==> flow/design.v <==
module DFF(D,clk,reset,Q);
	input D;  
	input clk;  
	input reset;  
	output reg Q;  
	always @(posedge clk or posedge reset) 
	begin
 		if(reset==1'b1)
  		Q <= 1'b0; 
 		else 
  		Q <= D; 
	end 
endmodule 
module partial_products (
	input [31:0]a,
	input [31:0]b,
	output reg [31:0][63:0]p_prods
);
	integer i;
	always @(a or b)
	begin
		for(i=0; i<32; i=i+1)begin
			if(b[i] == 1)begin
				p_prods[i] = a << i;
			end
			else
				p_prods[i] = 64'h00000000;
		end
	end
endmodule
module FA (
	input [63:0] x,
	input [63:0] y,
	input [63:0] z,
	output [63:0] u,
	output [63:0] v);
assign u = x^y^z;
assign v[0] = 0;
assign v[63:1] = (x&y) | (y&z) | (z&x);
endmodule
module rdcla (sum, cout, a, b, cin,clk);
	input [31:0] a, b;
	input cin,clk;
	output reg [31:0] sum;
	output reg cout;
	wire [32:0] carry0, carry1;
	wire [32:0] carry0_1, carry1_1, carry0_2, carry1_2, carry0_4, carry1_4, carry0_8, carry1_8, carry0_16, carry1_16;
	wire [32:0] carry0_1d, carry1_1d, carry0_2d, carry1_2d, carry0_4d, carry1_4d, carry0_8d, carry1_8d, carry0_16d, carry1_16d;
	wire [32:0] carry_final;
	wire [31:0] p0, p1, p2, p3, p4, p5, p6;
	assign carry0[0] = 1'b0;
	assign carry1[0] = 1'b1;
	assign p0 = a^b;
	DFF DFFP1 [31:0] (p0,clk,1'b0,p1);
	DFF DFFP2 [31:0] (p1,clk,1'b0,p2);
	DFF DFFP3 [31:0] (p2,clk,1'b0,p3);
	DFF DFFP4 [31:0] (p3,clk,1'b0,p4);
	DFF DFFP5 [31:0] (p4,clk,1'b0,p5);
	DFF DFFP6 [31:0] (p5,clk,1'b0,p6);
	assign carry_final = carry0_16 | (carry1_16 & {33{cin}});
	always @(*)
	begin
		sum = p6^carry_final[31:0];
		cout = carry_final[32];	
	end
	kpg_init init [32:1] (carry1[32:1], carry0[32:1], a[31:0], b[31:0], clk);
	assign carry1_1d[0] = carry1[0];
	assign carry0_1d[0] = carry0[0];
	assign carry1_2d[1:0] = carry1_1[1:0];
	assign carry0_2d[1:0] = carry0_1[1:0];
	assign carry1_4d[3:0] = carry1_2[3:0];
	assign carry0_4d[3:0] = carry0_2[3:0];
	assign carry1_8d[7:0] = carry1_4[7:0];
	assign carry0_8d[7:0] = carry0_4[7:0];
	assign carry1_16d[15:0] = carry1_8[15:0];
	assign carry0_16d[15:0] = carry0_8[15:0];
	kpg itr_1 [32:1] (carry1[32:1], carry0[32:1], carry1[31:0], carry0[31:0], carry1_1d[32:1], carry0_1d[32:1]);
	DFF DFF1 [32:0] (carry1_1d[32:0],clk,1'b0,carry1_1[32:0]);
	DFF DFF2 [32:0] (carry0_1d[32:0],clk,1'b0,carry0_1[32:0]);
	kpg itr_2 [32:2] (carry1_1[32:2], carry0_1[32:2], carry1_1[30:0], carry0_1[30:0], carry1_2d[32:2], carry0_2d[32:2]);
	DFF DFF3 [32:0] (carry1_2d[32:0],clk,1'b0,carry1_2[32:0]);
	DFF DFF4 [32:0] (carry0_2d[32:0],clk,1'b0,carry0_2[32:0]);
	kpg itr_4 [32:4] (carry1_2[32:4], carry0_2[32:4], carry1_2[28:0], carry0_2[28:0], carry1_4d[32:4], carry0_4d[32:4]);
	DFF DFF5 [32:0] (carry1_4d[32:0],clk,1'b0,carry1_4[32:0]);
	DFF DFF6 [32:0] (carry0_4d[32:0],clk,1'b0,carry0_4[32:0]);
	kpg itr_8 [32:8] (carry1_4[32:8], carry0_4[32:8], carry1_4[24:0], carry0_4[24:0], carry1_8d[32:8], carry0_8d[32:8]);
	DFF DFF7 [32:0] (carry1_8d[32:0],clk,1'b0,carry1_8[32:0]);
	DFF DFF8 [32:0] (carry0_8d[32:0],clk,1'b0,carry0_8[32:0]);
	kpg itr_16 [32:16] (carry1_8[32:16], carry0_8[32:16], carry1_8[16:0], carry0_8[16:0], carry1_16d[32:16], carry0_16d[32:16]);
	DFF DFF9 [32:0] (carry1_16d[32:0],clk,1'b0,carry1_16[32:0]);
	DFF DFF10 [32:0] (carry0_16d[32:0],clk,1'b0,carry0_16[32:0]);
endmodule
module kpg_init (
	output reg out1, out0,
	input a, b,clk
);
	always @(posedge clk)
	case ({a, b})
		2'b00: begin
			out0 <= 1'b0; out1 <= 1'b0;
		end
		2'b11: begin
			out0 <= 1'b1; out1 <= 1'b1;
		end
		default: begin 
			out0 <= 1'b0; out1 <= 1'b1;
		end
	endcase
endmodule
module kpg (
	input cur_bit_1, cur_bit_0, prev_bit_1, prev_bit_0,
	output reg out_bit_1, out_bit_0
);
	always @(*)
	begin
		if({cur_bit_1, cur_bit_0} == 2'b00)
			{out_bit_1, out_bit_0} = 2'b00;
		else if({cur_bit_1, cur_bit_0} == 2'b11)
			{out_bit_1, out_bit_0} = 2'b11;
		else
			{out_bit_1, out_bit_0} = {prev_bit_1, prev_bit_0};
	end
endmodule
module wallace (
	input [31:0] a,
	input [31:0] b,
	input clk,
	output [63:0] out
);
	wire [31:0][63:0]p_prods;
	integer i;
	partial_products pp (a, b, p_prods);
	wire [63:0] u_l11, v_l11, u_l12, v_l12, u_l13, v_l13, u_l14, v_l14, u_l15, v_l15, u_l16, v_l16, u_l17, v_l17, u_l18, v_l18, u_l19, v_l19, u_l110, v_l110;
	wire [63:0] u_l11d, v_l11d, u_l12d, v_l12d, u_l13d, v_l13d, u_l14d, v_l14d, u_l15d, v_l15d, u_l16d, v_l16d, u_l17d, v_l17d, u_l18d, v_l18d, u_l19d, v_l19d, u_l110d, v_l110d;
	FA l11 (p_prods[0][63:0], p_prods[1][63:0], p_prods[2][63:0], u_l11d[63:0], v_l11d[63:0]);
	FA l12 (p_prods[3][63:0], p_prods[4][63:0], p_prods[5][63:0], u_l12d[63:0], v_l12d[63:0]);
	FA l13 (p_prods[6][63:0], p_prods[7][63:0], p_prods[8][63:0], u_l13d[63:0], v_l13d[63:0]);
	FA l14 (p_prods[9][63:0], p_prods[10][63:0], p_prods[11][63:0], u_l14d[63:0], v_l14d[63:0]);
	FA l15 (p_prods[12][63:0], p_prods[13][63:0], p_prods[14][63:0], u_l15d[63:0], v_l15d[63:0]);
	FA l16 (p_prods[15][63:0], p_prods[16][63:0], p_prods[17][63:0], u_l16d[63:0], v_l16d[63:0]);
	FA l17 (p_prods[18][63:0], p_prods[19][63:0], p_prods[20][63:0], u_l17d[63:0], v_l17d[63:0]);
	FA l18 (p_prods[21][63:0], p_prods[22][63:0], p_prods[23][63:0], u_l18d[63:0], v_l18d[63:0]);
	FA l19 (p_prods[24][63:0], p_prods[25][63:0], p_prods[26][63:0], u_l19d[63:0], v_l19d[63:0]);
	FA l110 (p_prods[27][63:0], p_prods[28][63:0], p_prods[29][63:0], u_l110d[63:0], v_l110d[63:0]);
	DFF DFF_ul11 [63:0] (u_l11d[63:0],clk,1'b0,u_l11[63:0]);
	DFF DFF_ul12 [63:0] (u_l12d[63:0],clk,1'b0,u_l12[63:0]);
	DFF DFF_ul13 [63:0] (u_l13d[63:0],clk,1'b0,u_l13[63:0]);
	DFF DFF_ul14 [63:0] (u_l14d[63:0],clk,1'b0,u_l14[63:0]);
	DFF DFF_ul15 [63:0] (u_l15d[63:0],clk,1'b0,u_l15[63:0]);
	DFF DFF_ul16 [63:0] (u_l16d[63:0],clk,1'b0,u_l16[63:0]);
	DFF DFF_ul17 [63:0] (u_l17d[63:0],clk,1'b0,u_l17[63:0]);
	DFF DFF_ul18 [63:0] (u_l18d[63:0],clk,1'b0,u_l18[63:0]);
	DFF DFF_ul19 [63:0] (u_l19d[63:0],clk,1'b0,u_l19[63:0]);
	DFF DFF_ul110 [63:0] (u_l110d[63:0],clk,1'b0,u_l110[63:0]);
	DFF DFF_vl11 [63:0] (v_l11d[63:0],clk,1'b0,v_l11[63:0]);
	DFF DFF_vl12 [63:0] (v_l12d[63:0],clk,1'b0,v_l12[63:0]);
	DFF DFF_vl13 [63:0] (v_l13d[63:0],clk,1'b0,v_l13[63:0]);
	DFF DFF_vl14 [63:0] (v_l14d[63:0],clk,1'b0,v_l14[63:0]);
	DFF DFF_vl15 [63:0] (v_l15d[63:0],clk,1'b0,v_l15[63:0]);
	DFF DFF_vl16 [63:0] (v_l16d[63:0],clk,1'b0,v_l16[63:0]);
	DFF DFF_vl17 [63:0] (v_l17d[63:0],clk,1'b0,v_l17[63:0]);
	DFF DFF_vl18 [63:0] (v_l18d[63:0],clk,1'b0,v_l18[63:0]);
	DFF DFF_vl19 [63:0] (v_l19d[63:0],clk,1'b0,v_l19[63:0]);
	DFF DFF_vl110 [63:0] (v_l110d[63:0],clk,1'b0,v_l110[63:0]);
	wire [63:0] u_l21, v_l21, u_l22, v_l22, u_l23, v_l23, u_l24, v_l24, u_l25, v_l25, u_l26, v_l26, u_l27, v_l27;
	wire [63:0] u_l21d, v_l21d, u_l22d, v_l22d, u_l23d, v_l23d, u_l24d, v_l24d, u_l25d, v_l25d, u_l26d, v_l26d, u_l27d, v_l27d;
	FA l21 (u_l11[63:0], v_l11[63:0], u_l12[63:0], u_l21d[63:0], v_l21d[63:0]);
	FA l22 (v_l12[63:0], u_l13[63:0], v_l13[63:0], u_l22d[63:0], v_l22d[63:0]);
	FA l23 (u_l14[63:0], v_l14[63:0], u_l15[63:0], u_l23d[63:0], v_l23d[63:0]);
	FA l24 (v_l15[63:0], u_l16[63:0], v_l16[63:0], u_l24d[63:0], v_l24d[63:0]);
	FA l25 (u_l17[63:0], v_l17[63:0], u_l18[63:0], u_l25d[63:0], v_l25d[63:0]);
	FA l26 (v_l18[63:0], u_l19[63:0], v_l19[63:0], u_l26d[63:0], v_l26d[63:0]);
	wire [63:0] p30_1, p31_1, p31_2;
	DFF DFF_p30_1 [63:0] (p_prods[30][63:0],clk,1'b0,p30_1[63:0]);
	DFF DFF_p31_1 [63:0] (p_prods[31][63:0],clk,1'b0,p31_1[63:0]);
	DFF DFF_p31_2 [63:0] (p31_1[63:0],clk,1'b0,p31_2[63:0]);
	FA l27 (u_l110[63:0], v_l110[63:0], p30_1[63:0], u_l27d[63:0], v_l27d[63:0]);
	DFF DFF_ul21 [63:0] (u_l21d[63:0],clk,1'b0,u_l21[63:0]);
	DFF DFF_ul22 [63:0] (u_l22d[63:0],clk,1'b0,u_l22[63:0]);
	DFF DFF_ul23 [63:0] (u_l23d[63:0],clk,1'b0,u_l23[63:0]);
	DFF DFF_ul24 [63:0] (u_l24d[63:0],clk,1'b0,u_l24[63:0]);
	DFF DFF_ul25 [63:0] (u_l25d[63:0],clk,1'b0,u_l25[63:0]);
	DFF DFF_ul26 [63:0] (u_l26d[63:0],clk,1'b0,u_l26[63:0]);
	DFF DFF_ul27 [63:0] (u_l27d[63:0],clk,1'b0,u_l27[63:0]);
	DFF DFF_vl21 [63:0] (v_l21d[63:0],clk,1'b0,v_l21[63:0]);
	DFF DFF_vl22 [63:0] (v_l22d[63:0],clk,1'b0,v_l22[63:0]);
	DFF DFF_vl23 [63:0] (v_l23d[63:0],clk,1'b0,v_l23[63:0]);
	DFF DFF_vl24 [63:0] (v_l24d[63:0],clk,1'b0,v_l24[63:0]);
	DFF DFF_vl25 [63:0] (v_l25d[63:0],clk,1'b0,v_l25[63:0]);
	DFF DFF_vl26 [63:0] (v_l26d[63:0],clk,1'b0,v_l26[63:0]);
	DFF DFF_vl27 [63:0] (v_l27d[63:0],clk,1'b0,v_l27[63:0]);
	wire [63:0] u_l31, v_l31, u_l32, v_l32, u_l33, v_l33, u_l34, v_l34, u_l35, v_l35;
	wire [63:0] u_l31d, v_l31d, u_l32d, v_l32d, u_l33d, v_l33d, u_l34d, v_l34d, u_l35d, v_l35d;
	FA l31 (u_l21[63:0], v_l21[63:0], u_l22[63:0], u_l31d[63:0], v_l31d[63:0]);
	FA l32 (v_l22[63:0], u_l23[63:0], v_l23[63:0], u_l32d[63:0], v_l32d[63:0]);
	FA l33 (u_l24[63:0], v_l24[63:0], u_l25[63:0], u_l33d[63:0], v_l33d[63:0]);
	FA l34 (v_l25[63:0], u_l26[63:0], v_l26[63:0], u_l34d[63:0], v_l34d[63:0]);
	FA l35 (u_l27[63:0], v_l27[63:0], p31_2[63:0], u_l35d[63:0], v_l35d[63:0]);
	DFF DFF_ul31 [63:0] (u_l31d[63:0],clk,1'b0,u_l31[63:0]);
	DFF DFF_ul32 [63:0] (u_l32d[63:0],clk,1'b0,u_l32[63:0]);
	DFF DFF_ul33 [63:0] (u_l33d[63:0],clk,1'b0,u_l33[63:0]);
	DFF DFF_ul34 [63:0] (u_l34d[63:0],clk,1'b0,u_l34[63:0]);
	DFF DFF_ul35 [63:0] (u_l35d[63:0],clk,1'b0,u_l35[63:0]);
	DFF DFF_vl31 [63:0] (v_l31d[63:0],clk,1'b0,v_l31[63:0]);
	DFF DFF_vl32 [63:0] (v_l32d[63:0],clk,1'b0,v_l32[63:0]);
	DFF DFF_vl33 [63:0] (v_l33d[63:0],clk,1'b0,v_l33[63:0]);
	DFF DFF_vl34 [63:0] (v_l34d[63:0],clk,1'b0,v_l34[63:0]);
	DFF DFF_vl35 [63:0] (v_l35d[63:0],clk,1'b0,v_l35[63:0]);
	wire [63:0] u_l41, v_l41, u_l42, v_l42, u_l43, v_l43;
	wire [63:0] u_l41d, v_l41d, u_l42d, v_l42d, u_l43d, v_l43d;
	FA l41 (u_l31[63:0], v_l31[63:0], u_l32[63:0], u_l41d[63:0], v_l41d[63:0]);
	FA l42 (v_l32[63:0], u_l33[63:0], v_l33[63:0], u_l42d[63:0], v_l42d[63:0]);
	FA l43 (u_l34[63:0], v_l34[63:0], u_l35[63:0], u_l43d[63:0], v_l43d[63:0]);
	DFF DFF_ul41 [63:0] (u_l41d[63:0],clk,1'b0,u_l41[63:0]);
	DFF DFF_ul42 [63:0] (u_l42d[63:0],clk,1'b0,u_l42[63:0]);
	DFF DFF_ul43 [63:0] (u_l43d[63:0],clk,1'b0,u_l43[63:0]);
	DFF DFF_vl41 [63:0] (v_l41d[63:0],clk,1'b0,v_l41[63:0]);
	DFF DFF_vl42 [63:0] (v_l42d[63:0],clk,1'b0,v_l42[63:0]);
	DFF DFF_vl43 [63:0] (v_l43d[63:0],clk,1'b0,v_l43[63:0]);
	wire [63:0] u_l51, v_l51, u_l52, v_l52;
	wire [63:0] u_l51d, v_l51d, u_l52d, v_l52d;
	FA l51 (u_l41[63:0], v_l41[63:0], u_l42[63:0], u_l51d[63:0], v_l51d[63:0]);
	FA l52 (v_l42[63:0], u_l43[63:0], v_l43[63:0], u_l52d[63:0], v_l52d[63:0]);
	DFF DFF_ul51 [63:0] (u_l51d[63:0],clk,1'b0,u_l51[63:0]);
	DFF DFF_ul52 [63:0] (u_l52d[63:0],clk,1'b0,u_l52[63:0]);
	DFF DFF_vl51 [63:0] (v_l51d[63:0],clk,1'b0,v_l51[63:0]);
	DFF DFF_vl52 [63:0] (v_l52d[63:0],clk,1'b0,v_l52[63:0]);
	wire [63:0] u_l61, v_l61;
	wire [63:0] u_l61d, v_l61d;
	FA l61 (u_l51[63:0], v_l51[63:0], u_l52[63:0], u_l61d[63:0], v_l61d[63:0]);
	DFF DFF_ul61 [63:0] (u_l61d[63:0],clk,1'b0,u_l61[63:0]);
	DFF DFF_vl61 [63:0] (v_l61d[63:0],clk,1'b0,v_l61[63:0]);
	wire [63:0] u_l71, v_l71;
	wire [63:0] u_l71d, v_l71d;
	wire [63:0] v_l52_6;
	DFF DFF_vl52_6 [63:0] (v_l52[63:0],clk,1'b0,v_l52_6[63:0]);
	FA l71 (u_l61[63:0], v_l61[63:0], v_l52_6[63:0], u_l71d[63:0], v_l71d[63:0]);
	DFF DFF_ul71 [63:0] (u_l71d[63:0],clk,1'b0,u_l71[63:0]);
	DFF DFF_vl71 [63:0] (v_l71d[63:0],clk,1'b0,v_l71[63:0]);
	wire [63:0] u_l81, v_l81;
	wire [63:0] u_l81d, v_l81d;
	wire [63:0] v_l35_4, v_l35_5, v_l35_6, v_l35_7;
	DFF DFF_vl35_4 [63:0] (v_l35[63:0],clk,1'b0,v_l35_4[63:0]);
	DFF DFF_vl35_5 [63:0] (v_l35_4[63:0],clk,1'b0,v_l35_5[63:0]);
	DFF DFF_vl35_6 [63:0] (v_l35_5[63:0],clk,1'b0,v_l35_6[63:0]);
	DFF DFF_vl35_7 [63:0] (v_l35_6[63:0],clk,1'b0,v_l35_7[63:0]);
	FA l81 (u_l71[63:0], v_l71[63:0], v_l35_7[63:0], u_l81d[63:0], v_l81d[63:0]);
	DFF DFF_ul81 [63:0] (u_l81d[63:0],clk,1'b0,u_l81[63:0]);
	DFF DFF_vl81 [63:0] (v_l81d[63:0],clk,1'b0,v_l81[63:0]);
	wire c,cd;
	rdcla l91 (out[31:0], cd, u_l81[31:0], v_l81[31:0], 1'b0, clk);
	rdcla l92 (out[63:32], , u_l81[63:32], v_l81[63:32], cd, clk);
endmodule
module adder_8bit (a,b,cin,sum);
	input [7:0] a,b;
	input cin;
	output [7:0] sum;
	wire [7:0] partial_sum;
	wire [8:0] carry, p, carry_1, p_1, carry_2, p_2, carry_4, p_4;
	assign carry[0] = cin;
	assign p[0] = 0;
	kpg_initial initializing_kpg [8:1] (a[7:0], b[7:0], p[8:1], carry[8:1]);
	assign p_1[0] = cin;
	assign carry_1[0] = cin;
	assign p_2[1:0] = p_1[1:0];
	assign carry_2[1:0] = carry_1[1:0];
	assign p_4[3:0] = p_2[3:0];
	assign carry_4[3:0] = carry_2[3:0];
	kpg_ iteration_1 [8:1] (p[8:1], carry[8:1], p[7:0], carry[7:0], p_1[8:1], carry_1[8:1]);
	kpg_ iteration_2 [8:2] (p_1[8:2], carry_1[8:2], p_1[6:0], carry_1[6:0], p_2[8:2], carry_2[8:2]);
	kpg_ iteration_4 [8:4] (p_2[8:4], carry_2[8:4], p_2[4:0], carry_2[4:0], p_4[8:4], carry_4[8:4]);
	assign partial_sum = a^b;
	assign sum[7:0] = partial_sum[7:0]^carry_4[7:0];
endmodule
module kpg_initial (
	input a, b,
	output reg p, carry
);
	always @*
	case ({a, b})
		2'b00: begin
			p = 1'b0; carry = 1'b0;
		end
		2'b11: begin
			p = 1'b0; carry = 1'b1;
		end
		default: begin 
			p = 1'b1; carry = 1'b0;
		end
	endcase
endmodule
module kpg_ (
	input current_p, current_carry, from_p, from_carry,
	output reg final_p, final_carry
);
	always @(*)
	begin
		if({current_p, current_carry} == 2'b00)
			{final_p, final_carry} = 2'b00;
		else if({current_p, current_carry} == 2'b01)
			{final_p, final_carry} = 2'b01;
		else
			{final_p, final_carry} = {from_p, from_carry};
	end
endmodule
module fp_multiplier(input [31:0] a,input [31:0] b,output [31:0]out,input clk,
	input rst,input in_valid,output out_valid);
	wire S3,overflow;
	wire [47:0] productd,wallace_out,product;
	wire [7:0] exponent1,exponent2;
	wire [15:0] trim;
	wire [22:0] prod;
	wire [31:0] out1,out2,out3,out1d,out2d,out3d,outd;
	wire [31:0] a15,b15,a16,b16,a17,b17,a18,b18;
	sideband side(clk,a,b,a15,b15,a16,b16,a17,b17,a18,b18);
	reg [18:0] valid;
	always @(posedge clk)
	begin
		if(rst)
			valid <= 19'b0;
		else
			valid <= {valid[17:0],in_valid};
	end
	assign out_valid = valid[18];
	xor (S3,a15[31],b15[31]);
	wallace w1({8'b0,1'b1,a[22:0]},{8'b0,1'b1,b[22:0]},clk,{trim,productd});
	DFF DFF1[47:0] (productd[47:0],clk,1'b0,product[47:0]);
	assign overflow=product[47];
	assign wallace_out=product;
	adder_8bit adder1(a15[30:23],b15[30:23],overflow,exponent1);
	adder_8bit subtract_127(exponent1,8'b10000000,1'b1,exponent2);
	shifter_1bit shift [22:0] (prod[22:0],overflow, wallace_out[45:23], wallace_out[46:24]);
	assign out1d={S3,exponent2,prod};
	DFF DFF3 [31:0] (out1d,clk,1'b0,out1);
	check_zero check1(out2d,a16,b16,out1);  
	DFF DFF4 [31:0] (out2d,clk,1'b0,out2);
	check_inf check2(out3d,a17,b17,out2);  
	DFF DFF5 [31:0] (out3d,clk,1'b0,out3);
	check_nan check3(outd,a18,b18,out3);  
	DFF DFF6 [31:0] (outd,clk,1'b0,out);
endmodule
module sideband(input clk,input [31:0] a,input [31:0] b,
	output [31:0] a15,output [31:0] b15,output [31:0] a16,output [31:0] b16,
	output [31:0] a17,output [31:0] b17,output [31:0] a18,output [31:0] b18);
	reg [9*18-1:0] da, db;
	always @(posedge clk)
	begin
		da <= {da[9*17-1:0],a[31:23]};
		db <= {db[9*17-1:0],b[31:23]};
	end
	assign a15 = {da[9*15-1 -: 9],23'b0};
	assign b15 = {db[9*15-1 -: 9],23'b0};
	assign a16 = {da[9*16-1 -: 9],23'b0};
	assign b16 = {db[9*16-1 -: 9],23'b0};
	assign a17 = {da[9*17-1 -: 9],23'b0};
	assign b17 = {db[9*17-1 -: 9],23'b0};
	assign a18 = {da[9*18-1 -: 9],23'b0};
	assign b18 = {db[9*18-1 -: 9],23'b0};
endmodule
module shifter_1bit(output prod,input overflow,input out1,input out2);
	assign prod = (!overflow & out1) | (overflow & out2);
endmodule
module check_zero(output [31:0] out,input [31:0] a,	input [31:0] b,	input [31:0] prod);
	wire is_zero = ((|a[30:23]) & (|b[30:23]));		 
	assign out = (prod & {32{is_zero}}) | (32'b0_00000000_00000000000000000000000 & {32{!is_zero}});
endmodule
module check_inf(output [31:0] out,input [31:0] a,	input [31:0] b,input [31:0] prod);
	wire is_inf = ((&a[30:23]) | (&b[30:23]));		 
	assign out = (prod & {32{!is_inf}}) | ({a[31] ^ b[31], 31'b11111111_00000000000000000000000} & {32{is_inf}});
endmodule
module check_nan(output [31:0] out,input [31:0] a,	input [31:0] b,	input [31:0] prod);
	wire is_nan = ((&a[30:23]) & !(|b[30:23])) || (!(|a[30:23]) & (&b[30:23]));		 
	assign out = (prod & {32{!is_nan}}) | ({32'b0_11111111_11111111111111111111111} & {32{is_nan}});
endmodule
# Step by step through the tools: fp_multiplier
# What the tools print for fp_multiplier, step after step.
# Lines are those of the file above, counted from 1.
# Operators carry their Yosys type and port widths (W data, S select, Z words).
# Cell names lack the library's common part.
# The mark n/a stands for no value.
dict set report inputs {
  design {fp_multiplier}
  clock_port {clk}
  library {sky130hd}
  corner {tt_025C_1v80}
}

# After elaboration
# Counts by Yosys on the flattened word-level netlist (proc, flatten, opt, wreduce; memories kept). Register bits leave out memories and registers merged into their read ports (data or address). Print and check cells are left out. Cells with the same type and inputs are merged into one.
dict set report bits {
  ff_bits 4594
  latchBits 0
  ram_bits 0
  romBits 0
  clocked_rd_ports_x_width 0
  n_memories 0
  in_bits 67
  out_inout_bits 33
  wordCells 5438
}
dict set report op_classes {
  n_addsub 0
  n_mul 0
  n_div 0
  n_cmp 0
  equal 252
  n_shift 0
  n_mux 380
  logic 251
  reduce_and_logical 299
}
# cell count
set op_table {}
lappend op_table {{$and A63 B63 Y63} 45}
lappend op_table {{$or A63 B63 Y63} 44}
lappend op_table {{$xor A64 B64 Y64} 38}
lappend op_table {{$logic_not A2 Y1} 278}
lappend op_table {{$eq A2 B2 Y1 const B} 235}
lappend op_table {{$mux W2} 169}
lappend op_table {{$mux W1} 188}
lappend op_table {{$and A32 B32 Y32} 4}
lappend op_table {{$xor A32 B32 Y32} 3}
lappend op_table {{$xor A64 B25 Y64} 1}
lappend op_table {{$xor A64 B47 Y64} 1}
lappend op_table {{$and A1 B1 Y1} 49}
lappend op_table {{$and A46 B47 Y47} 1}
lappend op_table {{$and A47 B45 Y47} 1}
lappend op_table {{$and A45 B46 Y46} 1}
lappend op_table {{$xor A45 B46 Y46} 1}
lappend op_table {{$mux W46} 1}
lappend op_table {{$mux W45} 1}
lappend op_table {{$and A43 B44 Y44} 1}
lappend op_table {{$and A44 B42 Y44} 1}
lappend op_table {{$mux W44} 1}
lappend op_table {{$and A42 B43 Y43} 1}
lappend op_table {{$xor A42 B43 Y43} 1}
lappend op_table {{$mux W43} 1}
lappend op_table {{$mux W42} 1}
lappend op_table {{$and A40 B41 Y41} 1}
lappend op_table {{$and A41 B39 Y41} 1}
lappend op_table {{$mux W41} 1}
# Other operator kinds: 53; their cells: 111.

# Longest topological paths
# Yosys ltp: most cells in a row. Word level: on the elaborated netlist, between registers, memories and ports. Mapped: between sequential cells and ports; inverters and the memories' decode and read muxes count.
dict set report depth {
  ltp_word 22
  abc_area 0
  ltp_mapped 10
  mapped_depth_nobuf 9
}

# Mapped cells and area
# The flow's flattened synthesis, as Yosys stat reports it; memories are mapped. The netlist is that of the ABC_AREA named above (0 if unset); the other value can give another one.
# Totals and module areas in this step are rounded.
# type count area_total_um2
set types {}
lappend types {dfxtp_1 2560 5.12E+04}
lappend types {fa_1 488 9769.37}
lappend types {and2_1 626 3.92E+03}
lappend types {ha_1 249 3.12E+03}
lappend types {maj3_1 248 2.48E+03}
lappend types {clkbuf_1 104 390.374}
lappend types {inv_1 91 341.578}
lappend types {mux2_2 26 292.781}
lappend types {buf_4 32 240.23}
lappend types {xnor2_1 25 218.96}
lappend types {nand2b_1 32 200.192}
lappend types {xor2_1 19 166.41}
lappend types {nor2b_1 20 125.12}
lappend types {or2_2 18 112.608}
lappend types {a21oi_1 19 95.091}
lappend types {nor4b_1 6 52.55}
lappend types {or3_1 8 50.048}
lappend types {mux2i_1 4 40.038}
# Other cell types: 23; their cells: 52.
dict set report synth_totals {
  stdcells 4627
  mapped_area_mm2 0.0732
  seq_area_mm2 0.0512
  flip_flops 2560
  n_buf 139
}
# The figures by module come from a second, unflattened synthesis with its own total; it is not the netlist above.
dict set report hier_totals {
  hier_cells 17198
  hier_area_mm2 0.237
}
# Rows give one instance, submodules left out.
# module instances cells area_mm2 mod_seq_area_mm2
set by_module {}
lappend by_module {DFF 5549 2 0.0000288 0.000025}
lappend by_module {FA 30 66 0.0013 0}
lappend by_module {{(name not given)} 1 2241 0.0151 0}
lappend by_module {sideband 1 581 0.00841 0.00649}
lappend by_module {kpg 268 2 0.0000225 0}
lappend by_module {kpg_init 64 4 0.0000538 0.00004}
lappend by_module {rdcla 2 103 0.001 0}
lappend by_module {kpg_ 34 2 0.0000225 0}
lappend by_module {check_nan 1 48 0.000563 0}
lappend by_module {fp_multiplier 1 42 0.000533 0.00038}
lappend by_module {check_zero 1 44 0.000425 0}
lappend by_module {adder_8bit 2 9 0.000194 0}
lappend by_module {shifter_1bit 23 1 0.000015 0}
lappend by_module {check_inf 1 42 0.000325 0}
# Further modules, not shown: 2.

# Path before layout
# Path of least setup slack by OpenSTA after synthesis, without wires, with an ideal clock, recovery checks aside; 20% of the period is set as input and as output delay. Where synthesis merged equal registers, the netlist keeps one of their names.
dict set report synth_path {
  path_type {reg2reg}
  start {register side.da[127]}
  end {register DFF3[30].Q}
  clock_period_ns 2.5
  setup_time_ns 0.120
  launch_ns 0.000
  arrival_ns 2.227
  t_required_ns 2.380
  setup_slack_ns 0.153
  delay_ns 2.347
  path_stages 10
  path_buffers 0
  synth_period_reached_ns 2.347
}
# "delay_ns" = arrival - input delay + setup time.
# "path_stages": output pins that drive a net of the path, with the launching flip-flop's if there is one; two outputs of one cell count as two.
# "synth_period_reached_ns" = period - worst setup slack (recovery checks aside). The figure is calculated, with input and output delays left at 20% of the set period.
dict set report synth_between {
  cell_sequence {dfxtp_1 -> inv_1 -> ha_1 -> nor3b_1 -> mux2_2 -> xnor2_1 -> nand3_1 -> or3_4 -> nor3_2 -> xnor2_1}
}
# item line_no
set synth_lines {}
lappend synth_lines {{from (decl)} 345} ;# reg [9*18-1:0] da, db;
lappend synth_lines {{from (assign)} 348} ;# da <= {da[9*17-1:0],a[31:23]};
lappend synth_lines {{to (assign)} 9} ;# Q <= 1'b0;
lappend synth_lines {{to (assign)} 11} ;# Q <= D;
lappend synth_lines {{to (decl)} 5} ;# output reg Q;
# Chain of elaborated cells between the ends: none given.

# Timing after layout
# From the final timing report of flow run 1: the path of least setup slack in the routed layout; clock arrival at registers is part of the times.
dict set report layout_path {
  path_type {reg2reg}
  start {register side.db[126]}
  end {register DFF3[30].Q}
  clock_period_ns 1.39
  setup_time_ns 0.07
  launch_ns 0.83
  arrival_ns 2.95
  t_required_ns 2.16
  setup_slack_ns -0.80
  path_stages 9
  path_buffers 0
}
dict set report layout_between {
  cell_sequence {dfxtp_4 -> ha_4 -> nor3b_4 -> mux2_4 -> xnor2_4 -> nand3_2 -> or3_4 -> nor3_4 -> xnor2_1}
}
# item line_no
set layout_lines {}
lappend layout_lines {{from (decl)} 345} ;# reg [9*18-1:0] da, db;
lappend layout_lines {{from (assign)} 349} ;# db <= {db[9*17-1:0],b[31:23]};
lappend layout_lines {{to (assign)} 9} ;# Q <= 1'b0;
lappend layout_lines {{to (assign)} 11} ;# Q <= D;
lappend layout_lines {{to (decl)} 5} ;# output reg Q;
# Chain of elaborated cells between the ends: none given.

; Module fp_multiplier, platform sky130hd: 4 stored runs of the flow (Yosys, OpenROAD) with differing settings, in no particular order. Input and output delays are each 20% of the period that was set; the output load is 0.01 pF.
; "achieved_period_ns" = clock period - worst setup slack. The figure is calculated, with input and output delays left at 20% of the set period.
; By "worst_path_ns" is meant the share of the clock period that the worst setup path is allowed (20% is reserved at inputs, 20% at outputs), minus its slack. Clock arrival times at its registers enter into it.
; By "total_power_mw" is meant OpenSTA's value without simulated activity: inputs other than the clock are taken to toggle once in ten clock periods, and the tool carries that through the logic.
; The measured numbers are rounded.

[flow run 1: settings]
ABC_AREA = 0
CAP_MARGIN = 30
CELL_PAD_IN_SITES_DETAIL_PLACEMENT = 0
CORE_ASPECT_RATIO = 1.36
CTS_CLUSTER_DIAMETER = 70
GPL_ROUTABILITY_DRIVEN = 1
GPL_TIMING_DRIVEN = 0
HOLD_SLACK_MARGIN = -0.04
MIN_ROUTING_LAYER = met2
TNS_END_PERCENT = 20
period_ns = 1.39
CORE_MARGIN = 2
CORE_UTILIZATION = 40
SLEW_MARGIN = 20
[flow run 1: results]
post_route_util_pct = 47.3
total_power_mw = 187
final_hold_ws_ns = -0.023
worst_path_ns = 2.19
critical_path_kind = reg2reg
achieved_period_ns = 2.187
timing.setup.ws_ns = -0.797
die_footprint_mm2 = 0.186
final_setup_tns_ns = -14.8
ys_area_mm2 = 0.0732

[flow run 2: settings]
ABC_AREA = 0
CELL_PAD_IN_SITES_DETAIL_PLACEMENT = 2
CORE_MARGIN = 3
CORE_UTILIZATION = 33
GPL_TIMING_DRIVEN = 0
MAX_ROUTING_LAYER = met5
MIN_ROUTING_LAYER = met2
SETUP_SLACK_MARGIN = 0.07
TNS_END_PERCENT = 75
period_ns = 1.51
CAP_MARGIN = 20
SLEW_MARGIN = 20
[flow run 2: results]
post_route_util_pct = 40.1
total_power_mw = 196
final_hold_ws_ns = 0.057
worst_path_ns = 2.37
critical_path_kind = reg2reg
achieved_period_ns = 2.373
timing.setup.ws_ns = -0.863
die_footprint_mm2 = 0.227
final_setup_tns_ns = -12.1
ys_area_mm2 = 0.0732

[flow run 3: settings]
ABC_AREA = 0
CAP_MARGIN = 5
CELL_PAD_IN_SITES_DETAIL_PLACEMENT = 0
CORE_ASPECT_RATIO = 0.84
CORE_MARGIN = 2
CORE_UTILIZATION = 40
CTS_CLUSTER_DIAMETER = 199
GPL_ROUTABILITY_DRIVEN = 1
MAX_ROUTING_LAYER = met4
MIN_ROUTING_LAYER = met1
PLACE_DENSITY_LB_ADDON = 0.18
SETUP_SLACK_MARGIN = 0.47
SLEW_MARGIN = 15
period_ns = 3.07
[flow run 3: results]
post_route_util_pct = 46.9
total_power_mw = 84.4
final_hold_ws_ns = 0.231
worst_path_ns = 2.46
critical_path_kind = reg2reg
achieved_period_ns = 2.464
timing.setup.ws_ns = 0.606
die_footprint_mm2 = 0.186
final_setup_tns_ns = 0.000
ys_area_mm2 = 0.0732

[flow run 4: settings]
ABC_AREA = 0
CAP_MARGIN = 5
CELL_PAD_IN_SITES_DETAIL_PLACEMENT = 0
CELL_PAD_IN_SITES_GLOBAL_PLACEMENT = 3
CORE_ASPECT_RATIO = 1.01
CORE_MARGIN = 2
CORE_UTILIZATION = 32
CTS_CLUSTER_DIAMETER = 199
GPL_ROUTABILITY_DRIVEN = 1
MAX_ROUTING_LAYER = met4
MIN_ROUTING_LAYER = met1
PLACE_DENSITY_LB_ADDON = 0.18
SETUP_SLACK_MARGIN = 0.47
SLEW_MARGIN = 15
period_ns = 3.07
[flow run 4: results]
post_route_util_pct = 38.3
total_power_mw = 88.5
final_hold_ws_ns = 0.186
worst_path_ns = 2.46
critical_path_kind = reg2reg
achieved_period_ns = 2.458
timing.setup.ws_ns = 0.612
die_footprint_mm2 = 0.232
final_setup_tns_ns = 0.000
ys_area_mm2 = 0.0732
